==> flow/design.v <==
`timescale 1ns / 1ps
module ControlUnit (
    input  logic        clk,
    input  logic        reset,
    input  logic [31:0] instrCode,
    output logic        regFileWe,
    output logic [ 3:0] aluControl,
    output logic        aluSrcMuxSel,
    output logic        dataWe,
    output logic [ 2:0] RFWDSrcMuxSel,
    output logic        branch,
    output logic        jal,
    output logic        jalr,
    output logic        PCEn,
    output logic        transfer,
    input  logic        ready
);
    wire [6:0] opcode = instrCode[6:0];
    wire [3:0] operators = {
        instrCode[30], instrCode[14:12]
    };   
    logic [10:0] signals;
    assign {PCEn, regFileWe, aluSrcMuxSel, dataWe, RFWDSrcMuxSel, branch, jal, jalr,transfer} = signals;
    typedef enum {
        FETCH,
        DECODE,
        R_EXE,
        I_EXE,
        B_EXE,
        LU_EXE,
        AU_EXE,
        J_EXE,
        JL_EXE,
        S_EXE,
        S_MEM,
        L_EXE,
        L_MEM,
        L_WB
    } state_e;
    state_e state, state_next;
    always_ff @(posedge clk, posedge reset) begin
        if (reset) state <= FETCH;
        else state <= state_next;
    end
    always_comb begin
        state_next = state;
        case (state)
            FETCH:  state_next = DECODE;
            DECODE: begin
                case (opcode)
                    7'b0110011:  state_next = R_EXE;
                    7'b0100011:  state_next = S_EXE;
                    7'b0000011:  state_next = L_EXE;
                    7'b0010011:  state_next = I_EXE;
                    7'b1100011:  state_next = B_EXE;
                    7'b0110111: state_next = LU_EXE;
                    7'b0010111: state_next = AU_EXE;
                    7'b1101111:  state_next = J_EXE;
                    7'b1100111: state_next = JL_EXE;
                endcase
            end
            R_EXE:  state_next = FETCH;
            S_EXE:  state_next = S_MEM;
            S_MEM:  if (ready) state_next = FETCH;
            L_EXE:  state_next = L_MEM;
            L_MEM:  if (ready) state_next = L_WB;
            L_WB:   state_next = FETCH;
            I_EXE:  state_next = FETCH;
            B_EXE:  state_next = FETCH;
            LU_EXE: state_next = FETCH;
            AU_EXE: state_next = FETCH;
            J_EXE:  state_next = FETCH;
            JL_EXE: state_next = FETCH;
        endcase
    end
    always_comb begin
        signals = 11'b0_0_0_0_000_0_0_0_0;
        aluControl = operators;
        case (state)
            FETCH:  signals = 11'b1_0_0_0_000_0_0_0_0;
            DECODE: signals = 11'b0_0_0_0_000_0_0_0_0;
            R_EXE:  signals = 11'b0_1_0_0_000_0_0_0_0;
            S_EXE: begin
                signals    = 11'b0_0_1_0_000_0_0_0_0;
                aluControl = 4'b0000;
            end
            S_MEM:  signals = 11'b0_0_1_1_000_0_0_0_1;
            L_EXE: begin
                signals = 11'b0_0_1_0_001_0_0_0_0;
                aluControl = 4'b0000;
            end
            L_MEM:  signals = 11'b0_0_1_0_001_0_0_0_1;
            L_WB:   signals = 11'b0_1_1_0_001_0_0_0_0;
            I_EXE: begin
                signals = 11'b0_1_1_0_000_0_0_0_0;
                if (operators == 4'b1101)
                    aluControl = operators;   
                else aluControl = {1'b0, operators[2:0]};   
            end
            B_EXE:  signals = 11'b0_0_0_0_000_1_0_0_0;
            LU_EXE: signals = 11'b0_1_0_0_010_0_0_0_0;
            AU_EXE: signals = 11'b0_1_0_0_011_0_0_0_0;
            J_EXE:  signals = 11'b0_1_0_0_100_0_1_0_0;
            JL_EXE: begin
                signals    = 11'b0_1_0_0_100_0_1_1_0;
                aluControl = 4'b0000;
            end
        endcase
    end
endmodule
`timescale 1ns / 1ps
module DataPath (
    input  logic        clk,
    input  logic        reset,
    input  logic        regFileWe,
    input  logic [ 3:0] aluControl,
    input  logic        aluSrcMuxSel,
    input  logic [ 2:0] RFWDSrcMuxSel,
    input  logic        branch,
    input  logic        jal,
    input  logic        jalr,
    input  logic        PCEn,
    output logic [31:0] instrMemAddr,
    input  logic [31:0] instrCode,
    output logic [31:0] dataAddr,
    output logic [31:0] dataWData,
    input  logic [31:0] dataRData
);
    logic [31:0] aluResult, RFData1, RFData2;
    logic [31:0] PCSrcData, PCOutData, PC_Imm_Adder_SrcMuxOut;
    logic [31:0] immExt, aluSrcMuxOut, RFWDSrcMuxOut;
    logic btaken, PCSrcMuxSel;
    logic [31:0] PC_Imm_AdderResult, PC_4_AdderResult, PCSrcMuxOut;
    logic [31:0] DecReg_RFData1, DecReg_RFData2, DecReg_immExt;
    logic [31:0] ExeReg_aluResult, ExeReg_RFData2, ExeReg_PCSrcMuxOut, MemAccReg_dataRData;
    assign instrMemAddr = PCOutData;
    assign dataAddr     = ExeReg_aluResult;
    assign dataWData    = ExeReg_RFData2;
    assign PCSrcMuxSel  = jal | (btaken & branch);
    RegisterFile U_RegFile (
        .clk(clk),
        .we(regFileWe),
        .RAddr1(instrCode[19:15]),
        .RAddr2(instrCode[24:20]),
        .WAddr(instrCode[11:7]),
        .WData(RFWDSrcMuxOut),
        .RData1(RFData1),
        .RData2(RFData2)
    );
    register U_DecReg_RFRD1 (
        .clk  (clk),
        .reset(reset),
        .d    (RFData1),
        .q    (DecReg_RFData1)
    );
    register U_DecReg_RFRD2 (
        .clk  (clk),
        .reset(reset),
        .d    (RFData2),
        .q    (DecReg_RFData2)
    );
    register U_ExeReg_RFRD2 (
        .clk  (clk),
        .reset(reset),
        .d    (DecReg_RFData2),
        .q    (ExeReg_RFData2)
    );
    mux_2x1 U_ALUSrcMux (
        .sel(aluSrcMuxSel),
        .x0 (DecReg_RFData2),
        .x1 (DecReg_immExt),
        .y  (aluSrcMuxOut)
    );
    register U_MemAccReg_dataRData (
        .clk  (clk),
        .reset(reset),
        .d    (dataRData),
        .q    (MemAccReg_dataRData)
    );
    mux_5x1 U_RFWDSrcMux (
        .sel(RFWDSrcMuxSel),
        .x0 (aluResult),
        .x1 (MemAccReg_dataRData),
        .x2 (DecReg_immExt),
        .x3 (PC_Imm_AdderResult),
        .x4 (PC_4_AdderResult),
        .y  (RFWDSrcMuxOut)
    );
    alu U_ALU (
        .aluControl(aluControl),
        .a(DecReg_RFData1),
        .b(aluSrcMuxOut),
        .btaken(btaken),
        .result(aluResult)
    );
    register U_ExeReg_ALU (
        .clk  (clk),
        .reset(reset),
        .d    (aluResult),
        .q    (ExeReg_aluResult)
    );
    extend U_ImmExtend (
        .instrCode(instrCode),
        .immExt(immExt)
    );
    register U_DecReg_ImmExtend (
        .clk  (clk),
        .reset(reset),
        .d    (immExt),
        .q    (DecReg_immExt)
    );
    mux_2x1 U_PC_Imm_Adder_SrcMux (
        .sel(jalr),
        .x0 (PCOutData),
        .x1 (RFData1),
        .y  (PC_Imm_Adder_SrcMuxOut)
    );
    adder U_PC_Imm_Adder (
        .a(DecReg_immExt),
        .b(PC_Imm_Adder_SrcMuxOut),
        .y(PC_Imm_AdderResult)
    );
    adder U_PC_4_Adder (
        .a(32'd4),
        .b(PCOutData),
        .y(PC_4_AdderResult)
    );
    mux_2x1 U_PCSrcMux (
        .sel(PCSrcMuxSel),
        .x0 (PC_4_AdderResult),
        .x1 (PC_Imm_AdderResult),
        .y  (PCSrcMuxOut)
    );
    register U_ExeReg_PCSrcMux (
        .clk  (clk),
        .reset(reset),
        .d    (PCSrcMuxOut),
        .q    (ExeReg_PCSrcMuxOut)
    );
    registerEn U_PC (
        .clk  (clk),
        .reset(reset),
        .en   (PCEn),
        .d    (ExeReg_PCSrcMuxOut),
        .q    (PCOutData)
    );
endmodule
module alu (
    input  logic [ 3:0] aluControl,
    input  logic [31:0] a,
    input  logic [31:0] b,
    output logic        btaken,
    output logic [31:0] result
);
    always_comb begin
        case (aluControl)
            4'b0000:    result = a + b;
            4'b1000:    result = a - b;
            4'b0001:    result = a << b;
            4'b0101:    result = a >> b;
            4'b1101:    result = $signed(a) >>> b[4:0];
            4'b0010:    result = ($signed(a) < $signed(b)) ? 1 : 0;
            4'b0011:   result = (a < b) ? 1 : 0;
            4'b0100:    result = a ^ b;
            4'b0110:     result = a | b;
            4'b0111:    result = a & b;
            default: result = 32'b0;
        endcase
    end
    always_comb begin : branch_processor
        btaken = 1'b0;
        case (aluControl[2:0])
            3'b000:    btaken = (a == b);
            3'b001:    btaken = (a != b);
            3'b100:    btaken = ($signed(a) < $signed(b));
            3'b101:    btaken = ($signed(a) >= $signed(b));
            3'b110:   btaken = (a < b);
            3'b111:   btaken = (a >= b);
            default: btaken = 1'b0;
        endcase
    end
endmodule
module register (
    input  logic        clk,
    input  logic        reset,
    input  logic [31:0] d,
    output logic [31:0] q
);
    always_ff @(posedge clk, posedge reset) begin
        if (reset) q <= 0;
        else q <= d;
    end
endmodule
module registerEn (
    input  logic        clk,
    input  logic        reset,
    input  logic        en,
    input  logic [31:0] d,
    output logic [31:0] q
);
    always_ff @(posedge clk, posedge reset) begin
        if (reset) q <= 0;
        else begin
            if (en) q <= d;
        end
    end
endmodule
module adder (
    input  logic [31:0] a,
    input  logic [31:0] b,
    output logic [31:0] y
);
    assign y = a + b;
endmodule
module RegisterFile (
    input  logic        clk,
    input  logic        we,
    input  logic [ 4:0] RAddr1,
    input  logic [ 4:0] RAddr2,
    input  logic [ 4:0] WAddr,
    input  logic [31:0] WData,
    output logic [31:0] RData1,
    output logic [31:0] RData2
);
    logic [31:0] RegFile[0:2**5-1];
    always_ff @(posedge clk) begin
        if (we) RegFile[WAddr] <= WData;
    end
    assign RData1 = (RAddr1 != 0) ? RegFile[RAddr1] : 32'b0;
    assign RData2 = (RAddr2 != 0) ? RegFile[RAddr2] : 32'b0;
endmodule
module mux_2x1 (
    input  logic        sel,
    input  logic [31:0] x0,
    input  logic [31:0] x1,
    output logic [31:0] y
);
    always_comb begin
        case (sel)
            1'b0:    y = x0;
            1'b1:    y = x1;
            default: y = 32'b0;
        endcase
    end
endmodule
module mux_5x1 (
    input  logic [ 2:0] sel,
    input  logic [31:0] x0,
    input  logic [31:0] x1,
    input  logic [31:0] x2,
    input  logic [31:0] x3,
    input  logic [31:0] x4,
    output logic [31:0] y
);
    always_comb begin
        y = 32'b0;
        case (sel)
            3'd0: y = x0;
            3'd1: y = x1;
            3'd2: y = x2;
            3'd3: y = x3;
            3'd4: y = x4;
        endcase
    end
endmodule
module extend (
    input  logic [31:0] instrCode,
    output logic [31:0] immExt
);
    wire [6:0] opcode = instrCode[6:0];
    wire [2:0] func3 = instrCode[14:12];
    always_comb begin
        immExt = 32'b0;
        case (opcode)
            7'b0110011: immExt = 32'b0;
            7'b0000011: immExt = {{20{instrCode[31]}}, instrCode[31:20]};
            7'b0100011:
            immExt = {{20{instrCode[31]}}, instrCode[31:25], instrCode[11:7]};
            7'b0010011: begin
                case (func3)
                    3'b001:  immExt = {27'b0, instrCode[24:20]};
                    3'b101:  immExt = {27'b0, instrCode[24:20]};
                    3'b011:  immExt = {20'b0, instrCode[31:20]};
                    default: immExt = {{20{instrCode[31]}}, instrCode[31:20]};
                endcase
            end
            7'b1100011:
            immExt = {
                {20{instrCode[31]}},
                instrCode[7],
                instrCode[30:25],
                instrCode[11:8],
                1'b0
            };
            7'b0110111: immExt = {instrCode[31:12], 12'b0};
            7'b0010111: immExt = {instrCode[31:12], 12'b0};
            7'b1101111:
            immExt = {
                {12{instrCode[31]}},
                instrCode[19:12],
                instrCode[20],
                instrCode[30:21],
                1'b0
            };
            7'b1100111: immExt = {{20{instrCode[31]}}, instrCode[31:20]};
            default: immExt = 32'b0;
        endcase
    end
endmodule
`timescale 1ns / 1ps
module RV32I_Core (
    input  logic        clk,
    input  logic        reset,
    input  logic [31:0] instrCode,
    output logic [31:0] instrMemAddr,
    output logic        dataWe,
    output logic [31:0] dataAddr,
    output logic [31:0] dataWData,
    input  logic [31:0] dataRData,
    output logic        transfer,
    input  logic        ready
);
    logic        regFileWe;
    logic [ 3:0] aluControl;
    logic        aluSrcMuxSel;
    logic [ 2:0] RFWDSrcMuxSel;
    logic        branch;
    logic        jal;
    logic        jalr;
    logic        PCEn;
    ControlUnit U_ControlUnit (.*);
    DataPath U_DataPath (.*);
endmodule
======== Step by step through the tools: RV32I_Core ========
What the tools print for RV32I_Core, step after step.
Line numbers count from 1 in the design file above.
Not given: -
inputs
  design top .............................. RV32I_Core
  clock input ............................. clk
  library ................................. sky130hd
  library corner .......................... tt_025C_1v80

======== Word-level counts ========
Counts by Yosys on the flattened word-level netlist (proc, flatten, opt, wreduce; memories kept). Register bits leave out memories and registers merged into their read ports (data or address). Print and check cells are left out.
Memory sizes are those after Yosys's memory passes, which may raise the word count (mostly to a power of two), join words into wider ones and drop unused or constant bits.
word-level totals
  flip-flop bits (word level) ............. 288
  bits of input ports ..................... 67
  memory bits (writable) .................. 1024
  memories ................................ 1
  output and inout bits ................... 98
cells by class
  add/sub/neg operators ................... 4
  muxes and demuxes ....................... 22
  shifts and indexed selects .............. 3
  order comparisons ....................... 4
  equality and inequality tests ........... 49
  bitwise logic cells ..................... 8
  reduce/logical cells .................... 13
memory list
  memory                        depth  bits a word  rd ports  write ports  RTL line  source
  U_DataPath.U_RegFile.RegFile  32     32           2         1            325       logic [31:0] RegFile[0:2**5-1];
operators with widths
  cell                                                             count
  32-bit parallel mux with 10-bit select                           1
  32-bit parallel mux with 9-bit select                            1
  32-bit parallel mux with 2-bit select                            4
  32-bit parallel mux with 7-bit select                            1
  32-bit by 4-bit equality test with 1-bit output with constant B  6
  32-bit parallel mux with 6-bit select                            1
  32-bit parallel mux with 5-bit select                            1
  32-bit 2-to-1 mux                                                5
  11-bit parallel mux with 13-bit select                           1
  32-bit by 3-bit equality test with 1-bit output with constant B  4
  32-bit by 2-bit equality test with 1-bit output with constant B  2
  32-bit adder                                                     2
  32-bit greater-or-equal comparator                               2
  32-bit less-than comparator                                      2
  3-bit by 32-bit adder with 32-bit output with constant A         1
  32-bit by 1-bit equality test with 1-bit output with constant B  1
  32-bit subtractor                                                1
  32-bit equality test                                             1
  32-bit inequality test                                           1
  32-bit bitwise AND                                               1
  32-bit OR                                                        1
  32-bit XOR                                                       1
  32-bit by 32-bit << shifter with 32-bit output                   1
  32-bit by 32-bit >> shifter with 32-bit output                   1
  32-bit by 5-bit >>> shifter with 32-bit output                   1
  32-bit logical NOT                                               1
  7-bit by 6-bit equality test with 1-bit output with constant B   3
  7-bit equality test with constant B                              3
Not listed: further kinds 27, cells in them 52.

======== Depth ========
Yosys ltp: most cells in a row. Word level: on the elaborated netlist, between registers, memories and ports. Mapped: between sequential cells and ports; inverters and the memories' decode and read muxes count.
logic depth
  word-level depth ........................ 10
  ABC_AREA ................................ 0
  mapped depth ............................ 24

======== After synthesis ========
The flow's flattened synthesis, as Yosys stat reports it; memories are mapped. The netlist is that of the ABC_AREA named above (0 if unset); the other value can give another one.
The area totals of this step are shown rounded.
cells by type
  cell                       count
  sky130_fd_sc_hd__edfxtp_1  1024
  sky130_fd_sc_hd__mux4_2    646
  sky130_fd_sc_hd__dfrtp_1   269
  sky130_fd_sc_hd__ha_1      120
  sky130_fd_sc_hd__mux2i_1   123
  sky130_fd_sc_hd__nand2_1   312
  sky130_fd_sc_hd__a21oi_1   206
  sky130_fd_sc_hd__nor2_1    257
  sky130_fd_sc_hd__o21ai_0   184
  sky130_fd_sc_hd__mux2_2    75
  sky130_fd_sc_hd__clkbuf_1  220
  sky130_fd_sc_hd__a21o_1    74
  sky130_fd_sc_hd__xnor2_1   51
  sky130_fd_sc_hd__inv_1     112
  sky130_fd_sc_hd__nor3_1    77
  sky130_fd_sc_hd__a211oi_1  49
  sky130_fd_sc_hd__a22oi_1   40
  sky130_fd_sc_hd__nand3_1   59
Not listed: further types 81, cells in them 683.
mapped netlist
  mapped area ............................. 68200 µm²
  cell count .............................. 4581
  mapped flip-flops ....................... 1294
By module: a second synthesis without flattening, with its own total; a netlist apart from the flattened one above.
second synthesis, totals
  cell total of the unflattened synthesis .. 4907
  area total of the unflattened synthesis .. 70400 µm²
Rows give one instance, submodules left out.
by module
  module        area (µm²)  cells  seq. area (µm²)  instances
  RegisterFile  47000       2400   30700            1
  alu           9280        1380   0.0              1
  register      805         33     801              7
  adder         1500        202    0.0              2
  mux_2x1       544         36     0.0              3
  registerEn    1350        69     801              1
  mux_5x1       1340        158    0.0              1
  ControlUnit   674         69     352              1
  extend        562         85     0.0              1
  DataPath      15.0        3      0.0              1
  RV32I_Core    0.0         0      0.0              1

======== Worst setup path after synthesis ========
OpenSTA on the mapped netlist: ideal clock, no wires. The path of least setup slack (recovery checks aside). Input and output delay are each 20% of the period. Register names are those of the netlist, which keeps one name where synthesis merged equal registers.
path after synthesis
  path type ............................... input -> register
  from .................................... input port instrCode[15]
  to ...................................... memory U_DataPath.U_RegFile.RegFile[0][30]
  input delay ............................. 1600 ps
  path delay .............................. 6949 ps
  time at the first pin ................... 1600 ps
  data required time ...................... 7610 ps
  path buffers ............................ 4
  period .................................. 8000 ps
  driving pins on the path ................ 21
  slack ................................... -550 ps
  arrival ................................. 8159 ps
  synthesis period reached ................ 8550 ps
"path delay" = arrival - input delay + setup time.
"driving pins on the path" counts driving pins, that of a launching flip-flop among them; a cell with two outputs on the path counts twice.
"synthesis period reached" = period - worst setup slack (recovery checks aside). The figure is calculated, with input and output delays left at 20% of the set period.
Between the ends stands the longest chain of elaborated cells between them, by number of cells; it is not shown to be the way that was timed. Of several equally long chains one is given.
Each line given opens the expression or statement behind the cell; cells for indexed reads and writes are added by Yosys, which also makes memories of some case tables.
A memory read counts as a cell of the chain, while the word-level depth stops at memories.
on the way, after synthesis
  path through ............................ sky130_fd_sc_hd__clkbuf_1 sky130_fd_sc_hd__clkbuf_1 sky130_fd_sc_hd__buf_1 sky130_fd_sc_hd__clkbuf_1 sky130_fd_sc_hd__mux4_2 sky130_fd_sc_hd__mux4_2 sky130_fd_sc_hd__mux2i_1 sky130_fd_sc_hd__nor2_1 sky130_fd_sc_hd__mux2_2 sky130_fd_sc_hd__ha_1 sky130_fd_sc_hd__nor2b_1 sky130_fd_sc_hd__o31a_1 sky130_fd_sc_hd__or3_1 sky130_fd_sc_hd__a21oi_1 sky130_fd_sc_hd__o31ai_1 sky130_fd_sc_hd__a21oi_1 sky130_fd_sc_hd__o21ai_1 sky130_fd_sc_hd__a31oi_1 sky130_fd_sc_hd__o211ai_1 sky130_fd_sc_hd__xnor2_1 sky130_fd_sc_hd__o221ai_1
  length of the longest elaborated chain .. 6
  elaborated cells between the ends (all ways) .. 7
  RTL lines with such cells ............... 6
  classes of those cells .................. add/sub: 1; mux: 4; reduce/logical: 1; memory: 1
RTL lines, path after synthesis
  item                                   RTL line  source
  start: declaration                     414       input  logic [31:0] instrCode,
  memory read 32 x 32 bit                325       logic [31:0] RegFile[0:2**5-1];
  32-bit 2-to-1 mux                      329       assign RData1 = (RAddr1 != 0) ? RegFile[RAddr1] : 32'b0;
  32-bit parallel mux with 2-bit select  339       case (sel)
  32-bit adder                           313       assign y = a + b;
  32-bit parallel mux with 5-bit select  357       case (sel)
  32-bit 2-to-1 mux                      327       if (we) RegFile[WAddr] <= WData;
  end: declaration                       325

======== Path in the finished layout ========
Path of least setup slack in the final report of record 3 (OpenROAD, finished layout, wires in). Where an end is a register, its clock arrival counts in the times.
The report prints the path's times to 10 ps; the period is as set.
path after layout
  path type ............................... input -> register
  from .................................... input port instrCode[15]
  to ...................................... memory U_DataPath.U_RegFile.RegFile[19][31]
  input delay ............................. 1020 ps
  time at the first pin ................... 1020 ps
  path buffers ............................ 3
  period .................................. 5120 ps
  data required time ...................... 5580 ps
  driving pins on the path ................ 19
  arrival ................................. 6060 ps
  slack ................................... -480 ps
Between the ends stands the longest chain of elaborated cells between them, by number of cells; it is not shown to be the way that was timed. Of several equally long chains one is given.
A memory read counts as a cell of the chain, while the word-level depth stops at memories.
on the way, after layout
  path through ............................ sky130_fd_sc_hd__buf_16 sky130_fd_sc_hd__buf_16 sky130_fd_sc_hd__mux4_2 sky130_fd_sc_hd__mux4_2 sky130_fd_sc_hd__mux2i_1 sky130_fd_sc_hd__buf_4 sky130_fd_sc_hd__nor2_1 sky130_fd_sc_hd__mux2_4 sky130_fd_sc_hd__ha_4 sky130_fd_sc_hd__nand4_1 sky130_fd_sc_hd__nor3_4 sky130_fd_sc_hd__nand4_1 sky130_fd_sc_hd__nand3_4 sky130_fd_sc_hd__a31oi_4 sky130_fd_sc_hd__o31a_1 sky130_fd_sc_hd__o21a_4 sky130_fd_sc_hd__o2111ai_4 sky130_fd_sc_hd__nor3_4 sky130_fd_sc_hd__or3_4
  length of the longest elaborated chain .. 6
  elaborated cells between the ends (all ways) .. 7
  RTL lines with such cells ............... 6
  classes of those cells .................. add/sub: 1; mux: 4; reduce/logical: 1; memory: 1
RTL lines, path after layout
  item                                   RTL line  source
  start: declaration                     414       input  logic [31:0] instrCode,
  memory read 32 x 32 bit                325       logic [31:0] RegFile[0:2**5-1];
  32-bit 2-to-1 mux                      329       assign RData1 = (RAddr1 != 0) ? RegFile[RAddr1] : 32'b0;
  32-bit parallel mux with 2-bit select  339       case (sel)
  32-bit adder                           313       assign y = a + b;
  32-bit parallel mux with 5-bit select  357       case (sel)
  32-bit 2-to-1 mux                      327       if (we) RegFile[WAddr] <= WData;
  end: declaration                       325

Wiki page: RV32I_Core / flow data

Measured data: module RV32I_Core, platform sky130hd, 6 stored runs of the flow under differing settings, order arbitrary. Input and output delays are each 20% of the period that was set; the output load is 0.01 pF.
"period achieved": clock period set for the run, less the worst setup slack. It is reckoned from that one timing run; input and output delays stay at 20% of the period that was set.
"time of the worst setup path" = time allowed to the worst setup path (clock period - input delay - output delay, where it has them) - its slack; a late launch clock adds to it, a late capture clock takes from it.
"power" rests on the timing tool's default activity at the inputs, not on a simulated workload.
"time of the worst setup path" is given in steps of 10 ps.
The results are shown rounded.

---- record 1 ----
settings
  ABC_AREA = 1
  CAP_MARGIN = 10
  CELL_PAD_IN_SITES_DETAIL_PLACEMENT = 2
  CORE_ASPECT_RATIO = 0.62
  CORE_UTILIZATION = 50
  CTS_CLUSTER_DIAMETER = 399
  GPL_TIMING_DRIVEN = 0
  MAX_ROUTING_LAYER = met5
  MIN_ROUTING_LAYER = met1
  PLACE_DENSITY = 0.5
  SLEW_MARGIN = 40
  TNS_END_PERCENT = 10
  period_ns = 8.0
  CORE_MARGIN = 2
results
  not finished: placement ended with error DPL-0033

---- record 2 ----
settings
  ABC_AREA = 1
  CAP_MARGIN = 40
  CELL_PAD_IN_SITES_DETAIL_PLACEMENT = 0
  CORE_ASPECT_RATIO = 1.68
  CORE_UTILIZATION = 50
  CTS_CLUSTER_DIAMETER = 196
  GPL_TIMING_DRIVEN = 0
  MAX_ROUTING_LAYER = met4
  MIN_ROUTING_LAYER = met1
  SLEW_MARGIN = 40
  TNS_END_PERCENT = 20
  period_ns = 8.0
  CORE_MARGIN = 2
results
  not finished: routing ended with error GRT-0116

---- record 3 ----
settings
  CAP_MARGIN = 25
  CORE_ASPECT_RATIO = 0.56
  CORE_UTILIZATION = 48
  MAX_ROUTING_LAYER = met5
  PLACE_DENSITY_LB_ADDON = 0.24
  SETUP_SLACK_MARGIN = 0.32
  SLEW_MARGIN = 20
  period_ns = 5.12
  CORE_MARGIN = 2
results
  Yosys chip area after synthesis ......... 68200 µm²
  die area ................................ 145000 µm²
  area of the standard cells in the finished layout .. 86600 µm²
  post-route utilization .................. 0.614
  setup slack of the worst path ........... -478 ps
  total negative slack .................... -206000 ps
  post-route worst hold slack ............. 411 ps
  power ................................... 28.5 mW
  period achieved ......................... 5598 ps
  time of the worst setup path ............ 4570 ps
  class of the worst setup path ........... input -> register

---- record 4 ----
settings
  CORE_UTILIZATION = 40
  period_ns = 6.19
  CAP_MARGIN = 20
  CORE_MARGIN = 2
  SLEW_MARGIN = 20
results
  Yosys chip area after synthesis ......... 68200 µm²
  die area ................................ 174000 µm²
  area of the standard cells in the finished layout .. 81200 µm²
  post-route utilization .................. 0.479
  setup slack of the worst path ........... 100 ps
  total negative slack .................... 0 ps
  post-route worst hold slack ............. 438 ps
  power ................................... 22.9 mW
  period achieved ......................... 6090 ps
  time of the worst setup path ............ 6090 ps
  class of the worst setup path ........... register -> register

---- record 5 ----
settings
  CAP_MARGIN = 40
  SLEW_MARGIN = 40
  TNS_END_PERCENT = 20
  period_ns = 8.0
  CORE_MARGIN = 2
  CORE_UTILIZATION = 40
results
  Yosys chip area after synthesis ......... 68200 µm²
  die area ................................ 174000 µm²
  area of the standard cells in the finished layout .. 78600 µm²
  post-route utilization .................. 0.464
  setup slack of the worst path ........... 930 ps
  total negative slack .................... 0 ps
  post-route worst hold slack ............. 444 ps
  power ................................... 17.5 mW
  period achieved ......................... 7070 ps
  time of the worst setup path ............ 5470 ps
  class of the worst setup path ........... input -> register

---- record 6 ----
settings
  ABC_AREA = 1
  CAP_MARGIN = 30
  CELL_PAD_IN_SITES_GLOBAL_PLACEMENT = 2
  CORE_ASPECT_RATIO = 0.57
  CORE_MARGIN = 3
  CORE_UTILIZATION = 68
  CTS_CLUSTER_DIAMETER = 263
  GPL_ROUTABILITY_DRIVEN = 1
  GPL_TIMING_DRIVEN = 0
  MAX_ROUTING_LAYER = met4
  MIN_ROUTING_LAYER = met2
  PLACE_DENSITY_LB_ADDON = 0.2
  SETUP_SLACK_MARGIN = 2.65
  SLEW_MARGIN = 10
  TNS_END_PERCENT = 80
  period_ns = 10.3
results
  not finished: placement ended with error FLW-0024
